==> flow/design.v <==
module fixed_point_alu (
    input clk,
    input rst,
    input [1:0] op,           
    input signed [15:0] a,    
    input signed [15:0] b,    
    output reg signed [23:0] out,   
    output reg overflow       
);
    localparam Q8_MAX_POS = 16'sh7FFF;    
    localparam Q8_MAX_NEG = 16'sh8000;    
    localparam Q16_MAX_POS = 24'sh7FFFFF;  
    localparam Q16_MAX_NEG = 24'sh800000;  
    reg signed [31:0] mul_result;   
    reg signed [23:0] add_sub_result;
    always @(posedge clk or posedge rst) begin
        if (rst) begin
            out <= 0;
            overflow <= 0;
        end else begin
            case (op)
                2'b00: begin
                    add_sub_result = a + b;
                    if ((a > 0 && b > 0 && add_sub_result < 0) || 
                        (a < 0 && b < 0 && add_sub_result > 0)) begin
                        overflow <= 1;
                        out <= (a[15] == 1) ? Q16_MAX_NEG : Q16_MAX_POS;
                    end else begin
                        overflow <= 0;
                        out <= { {8{add_sub_result[15]}}, add_sub_result };  
                    end
                end
                2'b01: begin
                    add_sub_result = a - b;
                    if ((a > 0 && b < 0 && add_sub_result < 0) || 
                        (a < 0 && b > 0 && add_sub_result > 0)) begin
                        overflow <= 1;
                        out <= (a[15] == 1) ? Q16_MAX_NEG : Q16_MAX_POS;
                    end else begin
                        overflow <= 0;
                        out <= { {8{add_sub_result[15]}}, add_sub_result };  
                    end
                end
               2'b10: begin
    mul_result = a * b;   
    if ($signed(mul_result[31:8]) > $signed(Q16_MAX_POS)) begin
        overflow <= 1;
        out <= Q16_MAX_POS;
    end else if ($signed(mul_result[31:8]) < $signed(Q16_MAX_NEG)) begin
        overflow <= 1;
        out <= Q16_MAX_NEG;
    end else begin
        overflow <= 0;
        out <= mul_result[31:8];   
    end
end
                2'b11: begin
                    if (b == 0) begin   
                        overflow <= 1;
                        out <= (a[15] == 1) ? Q16_MAX_NEG : Q16_MAX_POS;
                    end else begin
                        out <= (a << 8) / b;
                        overflow <= 0;
                    end
                end
                default: begin
                    out <= 0;
                    overflow <= 0;
                end
            endcase
        end
    end
endmodule
**From RTL to reports: fixed_point_alu**

Tool output for the design above before and after an edit, in the order of the flow.
"unedited" refers to lines of the RTL above, "edited" to lines of the edited file.
"change": "edited" minus "unedited" as printed here. "rel. change": 100 x difference / "unedited".
Cell names lack the library's common part.
Not given: -

- Design top: fixed_point_alu
- Clock port: clk
- Cell library: sky130hd
- Corner: tt_025C_1v80

**Diff**

The edit as a unified diff against the file above.
This change comes from a script, not from a designer. The edited design behaves differently; no optimisation was intended.

```diff
@@ -33,5 +33,5 @@
                 2'b01: begin
                     add_sub_result = a - b;
-                    if ((a > 0 && b < 0 && add_sub_result < 0) || 
+                    if ((a > 0 && b < 0 && add_sub_result >= 0) || 
                         (a < 0 && b > 0 && add_sub_result > 0)) begin
                         overflow <= 1;
```

**After elaboration**

Yosys after proc, flatten, opt, wreduce and memory -nomap, before mapping. Enables and synchronous resets that opt folds into registers are not counted as muxes. Memory bits, and registers merged into a memory's read port (data or address), are not among the register bits. Print and check cells are not counted. Equal cells are merged and count once.

Storage and ports:

| item | unedited | edited | change | rel. change (%) |
|---|---|---|---|---|
| word-level cells | 44 | 44 | 0 | 0.00 |
| bits in read-only memories | 0 | 0 | 0 | - |
| bits in latches | 0 | 0 | 0 | - |
| clocked read ports x word width | 0 | 0 | 0 | - |
| memories | 0 | 0 | 0 | - |
| input port bits | 36 | 36 | 0 | 0.00 |
| bits in writable memories | 0 | 0 | 0 | - |
| register bits after elaboration | 25 | 25 | 0 | 0.00 |

Operators by class:

| item | unedited | edited | change | rel. change (%) |
|---|---|---|---|---|
| shift-type cells | 0 | 0 | 0 | - |
| divide/modulo/power cells | 1 | 1 | 0 | 0.00 |
| add/sub/neg operators | 2 | 2 | 0 | 0.00 |
| $lt $le $gt $ge | 10 | 10 | 0 | 0.00 |
| multiply operators | 1 | 1 | 0 | 0.00 |
| bitwise operators | 0 | 0 | 0 | - |
| equality and inequality tests | 3 | 3 | 0 | 0.00 |
| mux-type cells | 13 | 13 | 0 | 0.00 |
| reduce/logical cells | 12 | 12 | 0 | 0.00 |

Operator list:

| operator | unedited | edited | change | rel. change (%) |
|---|---|---|---|---|
| < comparator 17 x 1 -> 1 bit (second input constant) | 2 | 1 | -1 | -50.00 |
| greater-or-equal comparator 17 x 1 -> 1 bit (second input constant) | 0 | 1 | +1 | - |
| logical AND 1 bit | 8 | 8 | 0 | 0.00 |
| 2-to-1 mux 24 bit | 6 | 6 | 0 | 0.00 |
| 2-to-1 mux 1 bit | 5 | 5 | 0 | 0.00 |
| equality test 2 bit (second input constant) | 2 | 2 | 0 | 0.00 |
| > comparator 16 x 1 -> 1 bit (second input constant) | 2 | 2 | 0 | 0.00 |
| > comparator 17 x 1 -> 1 bit (second input constant) | 2 | 2 | 0 | 0.00 |
| logical OR 1 bit | 2 | 2 | 0 | 0.00 |
| < comparator 16 x 1 -> 1 bit (second input constant) | 2 | 2 | 0 | 0.00 |
| adder 16 x 16 -> 17 bit | 1 | 1 | 0 | 0.00 |
| divider 24 x 16 -> 24 bit | 1 | 1 | 0 | 0.00 |
| equality test 2 x 1 -> 1 bit (second input constant) | 1 | 1 | 0 | 0.00 |
| > comparator 24 bit (second input constant) | 1 | 1 | 0 | 0.00 |
| zero test 16 bit | 1 | 1 | 0 | 0.00 |
| zero test 2 bit | 1 | 1 | 0 | 0.00 |
| < comparator 24 bit (second input constant) | 1 | 1 | 0 | 0.00 |
| multiplier 16 x 16 -> 32 bit | 1 | 1 | 0 | 0.00 |
| case mux 1 bit (select 4 bit) | 1 | 1 | 0 | 0.00 |
| case mux 24 bit (select 4 bit) | 1 | 1 | 0 | 0.00 |
| subtractor 16 x 16 -> 17 bit | 1 | 1 | 0 | 0.00 |

**Logic depth**

Longest topological path by Yosys (ltp), each cell counted once; first at word level (registers and memories cut), then after technology mapping (sequential cells cut; the memories' decode and read muxes count).

Depth:

| item | unedited | edited | change | rel. change (%) |
|---|---|---|---|---|
| word-level depth | 6 | 6 | 0 | 0.00 |
| ABC_AREA | 0 | 0 | - | - |
| mapped depth | 253 | 254 | +1 | +0.40 |
| depth with buffers taken out | 227 | 234 | +7 | +3.08 |

**Synthesis result**

Source: synth_stat.txt of the flow (Yosys; design flattened, memories mapped). It holds for the ABC_AREA given above (unset counts as 0); a run with the other value may have another netlist.

Mapped netlist:

| item | unedited | edited | change | rel. change (%) |
|---|---|---|---|---|
| buffer cells | 155 | 152 | -3 | -1.94 |
| standard cells after synthesis | 4031 | 3997 | -34 | -0.84 |
| flip-flops | 25 | 25 | 0 | 0.00 |
| mapped area (mm²) | 0.0302052 | 0.0297635 | -0.0004417 | -1.46 |

Cell types:

| cell | unedited | edited | change | rel. change (%) |
|---|---|---|---|---|
| a21oi_1 | 241 | 291 | +50 | +20.75 |
| nand2_1 | 436 | 419 | -17 | -3.90 |
| a41oi_1 | 22 | 8 | -14 | -63.64 |
| xnor2_1 | 195 | 182 | -13 | -6.67 |
| o21ai_0 | 194 | 181 | -13 | -6.70 |
| a31oi_1 | 52 | 64 | +12 | +23.08 |
| xor2_1 | 83 | 94 | +11 | +13.25 |
| and3_1 | 29 | 18 | -11 | -37.93 |
| and2_1 | 73 | 83 | +10 | +13.70 |
| o21a_1 | 86 | 77 | -9 | -10.47 |
| nand2b_1 | 45 | 54 | +9 | +20.00 |
| a21boi_0 | 26 | 17 | -9 | -34.62 |
| o31a_1 | 17 | 8 | -9 | -52.94 |
| and4_1 | 4 | 13 | +9 | +225.00 |
| clkbuf_1 | 111 | 119 | +8 | +7.21 |
| a211oi_1 | 33 | 25 | -8 | -24.24 |
| mux2i_1 | 28 | 20 | -8 | -28.57 |
| nor4_1 | 23 | 15 | -8 | -34.78 |

Not every row of either side is listed.

**Path before layout**

Source: OpenSTA report_checks on the synthesized netlist (no wires, ideal clock, input and output delay 20% of the period each), path of least setup slack; recovery checks are left aside. Register names are those of the netlist, which keeps one name where synthesis merged equal registers.

Path after synthesis:

| item | unedited | edited | change | rel. change (%) |
|---|---|---|---|---|
| kind | input-to-reg | input-to-reg | - | - |
| from | in b[0] | in b[0] | - | - |
| to | reg out[18] | reg out[20] | - | - |
| clock period (ns) | 60.0 | 60.0 | 0.0 | 0.00 |
| path delay (ns) | 49.509 | 48.189 | -1.320 | -2.67 |
| data required time (ns) | 59.877 | 59.850 | -0.027 | -0.05 |
| arrival (ns) | 61.386 | 60.039 | -1.347 | -2.19 |
| path buffers | 33 | 25 | -8 | -24.24 |
| library setup time (ns) | 0.123 | 0.150 | +0.027 | - |
| stages on the path | 228 | 224 | -4 | -1.75 |
| path slack (ns) | -1.509 | -0.189 | +1.320 | - |
| input delay (ns) | 12.000 | 12.000 | 0.000 | 0.00 |
| period reached after synthesis (ns) | 61.509 | 60.189 | -1.320 | -2.15 |

"path delay" is the arrival time less input delay plus setup time.
"stages on the path": output pins that drive a net of the path, with the launching flip-flop's if there is one; two outputs of one cell count as two.
"period reached after synthesis" = period - worst setup slack (recovery checks aside). The figure is calculated, with input and output delays left at 20% of the set period.
At most two assigning lines are given for a register; there are more.

On the way, after synthesis, unedited:
- Path through: buf_2 clkinv_1 clkbuf_1 ha_1 clkbuf_1 nor3b_2 nor2_1 xnor2_1 o2111ai_1 or3_1 clkbuf_1 mux2i_2 ha_1 o21a_1 or2_2 and2_1 nand2_1 mux2i_1 [192 not listed] nor2_1 a21o_1 ha_1 a21o_1 a21o_1 a21o_1 a21o_1 a21oi_1 o211ai_1 a211o_1 nor2_1 ha_1 and3_1 clkbuf_1 a41oi_1 xor2_1 o21ai_0 nand2_1

Ends and longest elaborated chain, after synthesis, unedited:

| item | RTL line | text |
|---|---|---|
| start, declared | 6 | `input signed [15:0] b,` |
| end, assigned | 27 | `out <= (a[15] == 1) ? Q16_MAX_NEG : Q16_MAX_POS;` |
| end, assigned | 30 | `out <= { {8{add_sub_result[15]}}, add_sub_result };` |
| end, declared | 7 | `output reg signed [23:0] out,` |

unedited: Chain of elaborated cells between the ends: none given.

On the way, after synthesis, edited:
- Path through: clkbuf_1 inv_1 clkbuf_1 ha_1 mux2i_1 o211a_1 nand2_1 nand2_1 o21ai_0 ha_1 or4b_2 o2111ai_1 o2bb2ai_1 ha_1 a21oi_1 nand2_1 nand2_1 nor2_1 [188 not listed] clkbuf_1 nor2_1 a21o_1 ha_1 a21o_1 a21o_1 a21o_1 a21o_1 a21oi_1 o211ai_1 a221oi_1 ha_1 and4_1 clkbuf_1 a21oi_1 nor2b_1 a211oi_1 o221ai_1

Ends and longest elaborated chain, after synthesis, edited:

| item | RTL line | text |
|---|---|---|
| start, declared | 6 | `input signed [15:0] b,` |
| end, assigned | 27 | `out <= (a[15] == 1) ? Q16_MAX_NEG : Q16_MAX_POS;` |
| end, assigned | 30 | `out <= { {8{add_sub_result[15]}}, add_sub_result };` |
| end, declared | 7 | `output reg signed [23:0] out,` |

edited: Chain of elaborated cells between the ends: none given.

**Path in the finished layout**

Path of least setup slack in the final report of each run of set A (OpenROAD, finished layout, wires in). Where an end is a register, its clock arrival counts in the times.

Path after layout:

| item | unedited | edited | change | rel. change (%) |
|---|---|---|---|---|
| kind | input-to-reg | input-to-reg | - | - |
| from | in a[1] | in b[9] | - | - |
| to | reg out[4] | reg out[10] | - | - |
| path slack (ns) | 1.44 | 1.64 | +0.20 | - |
| clock period (ns) | 59.0 | 59.0 | 0.0 | 0.00 |
| data required time (ns) | 59.15 | 59.13 | -0.02 | -0.03 |
| input delay (ns) | 11.80 | 11.80 | 0.00 | 0.00 |
| stages on the path | 218 | 221 | +3 | +1.38 |
| arrival (ns) | 57.71 | 57.49 | -0.22 | -0.38 |
| library setup time (ns) | 0.14 | 0.16 | +0.02 | - |
| path buffers | 20 | 18 | -2 | -10.00 |

At most two assigning lines are given for a register; there are more.

On the way, after layout, unedited:
- Path through: clkdlybuf4s50_1 buf_4 or3_1 buf_4 o41ai_1 xor2_1 and3_1 o2111ai_1 o31ai_2 mux2i_2 ha_1 o21a_1 or2_2 and2_1 nand2_2 mux2i_2 ha_1 o21a_1 [182 not listed] a22oi_2 bufinv_8 mux2_2 ha_1 a21o_1 a21o_1 a21o_1 a21o_1 a21oi_1 o211ai_1 a211o_1 nor2_4 ha_4 and3_4 nor2_1 xnor2_1 o21ai_0 nand4_1

Ends and longest elaborated chain, after layout, unedited:

| item | RTL line | text |
|---|---|---|
| start, declared | 5 | `input signed [15:0] a,` |
| end, assigned | 27 | `out <= (a[15] == 1) ? Q16_MAX_NEG : Q16_MAX_POS;` |
| end, assigned | 30 | `out <= { {8{add_sub_result[15]}}, add_sub_result };` |
| end, declared | 7 | `output reg signed [23:0] out,` |

unedited: Chain of elaborated cells between the ends: none given.

On the way, after layout, edited:
- Path through: clkdlybuf4s50_1 or4_4 o41ai_4 xnor2_2 and3_4 and3_1 nand2_1 nand2_1 o21ai_0 ha_1 or4b_2 o2111ai_1 o2bb2ai_1 ha_1 o211ai_1 nand2_1 nand2_2 nor2_2 [185 not listed] buf_4 inv_1 mux2_2 ha_1 a21o_1 a21o_1 a21o_1 a21oi_1 o211ai_1 buf_4 a221oi_2 ha_1 and4_1 buf_4 a21oi_1 xnor2_1 o21ai_0 nand3_1

Ends and longest elaborated chain, after layout, edited:

| item | RTL line | text |
|---|---|---|
| start, declared | 6 | `input signed [15:0] b,` |
| end, assigned | 27 | `out <= (a[15] == 1) ? Q16_MAX_NEG : Q16_MAX_POS;` |
| end, assigned | 30 | `out <= { {8{add_sub_result[15]}}, add_sub_result };` |
| end, declared | 7 | `output reg signed [23:0] out,` |

edited: Chain of elaborated cells between the ends: none given.

**Layout results**

Runs of the flow (Yosys, OpenROAD) on both versions; the two runs of a pair have the same settings. The constraints put input and output delay at 20% of the set period each and load the outputs with 0.01 pF.

Flow settings, set A:
- CORE_UTILIZATION: 40
- period_ns: 59.0
- CAP_MARGIN: 20
- CORE_MARGIN: 2
- SLEW_MARGIN: 20

Final reports, set A:

| item | unedited | edited | change | rel. change (%) |
|---|---|---|---|---|
| lowest setup slack (ns) | 1.435 | 1.641 | +0.206 | - |
| standard-cell area after layout (mm²) | 0.035683 | 0.0358994 | +0.0002164 | +0.61 |
| die size (mm²) | 0.0777267 | 0.0766072 | -0.0011195 | -1.44 |
| post-synthesis cell area (mm²) | 0.0302052 | 0.0297635 | -0.0004417 | -1.46 |
| reached clock period (ns) | 57.565 | 57.359 | -0.206 | -0.36 |

Flow settings, set B:
- CORE_ASPECT_RATIO: 0.84
- CORE_UTILIZATION: 64
- HOLD_SLACK_MARGIN: -0.01
- MIN_ROUTING_LAYER: met1
- PLACE_DENSITY_LB_ADDON: 0.05
- SETUP_SLACK_MARGIN: 5.0
- TNS_END_PERCENT: 35
- period_ns: 75.3
- CAP_MARGIN: 20
- CORE_MARGIN: 2
- SLEW_MARGIN: 20

Final reports, set B:

| item | unedited | edited | change | rel. change (%) |
|---|---|---|---|---|
| lowest setup slack (ns) | 7.252 | 7.541 | +0.289 | - |
| standard-cell area after layout (mm²) | 0.0324286 | 0.0320808 | -0.0003478 | -1.07 |
| die size (mm²) | 0.0489566 | 0.0482538 | -0.0007028 | -1.44 |
| post-synthesis cell area (mm²) | 0.0302052 | 0.0297635 | -0.0004417 | -1.46 |
| reached clock period (ns) | 68.048 | 67.759 | -0.289 | -0.42 |

"reached clock period" means the clock period less the worst setup slack. The figure is calculated, with input and output delays left at 20% of the set period.
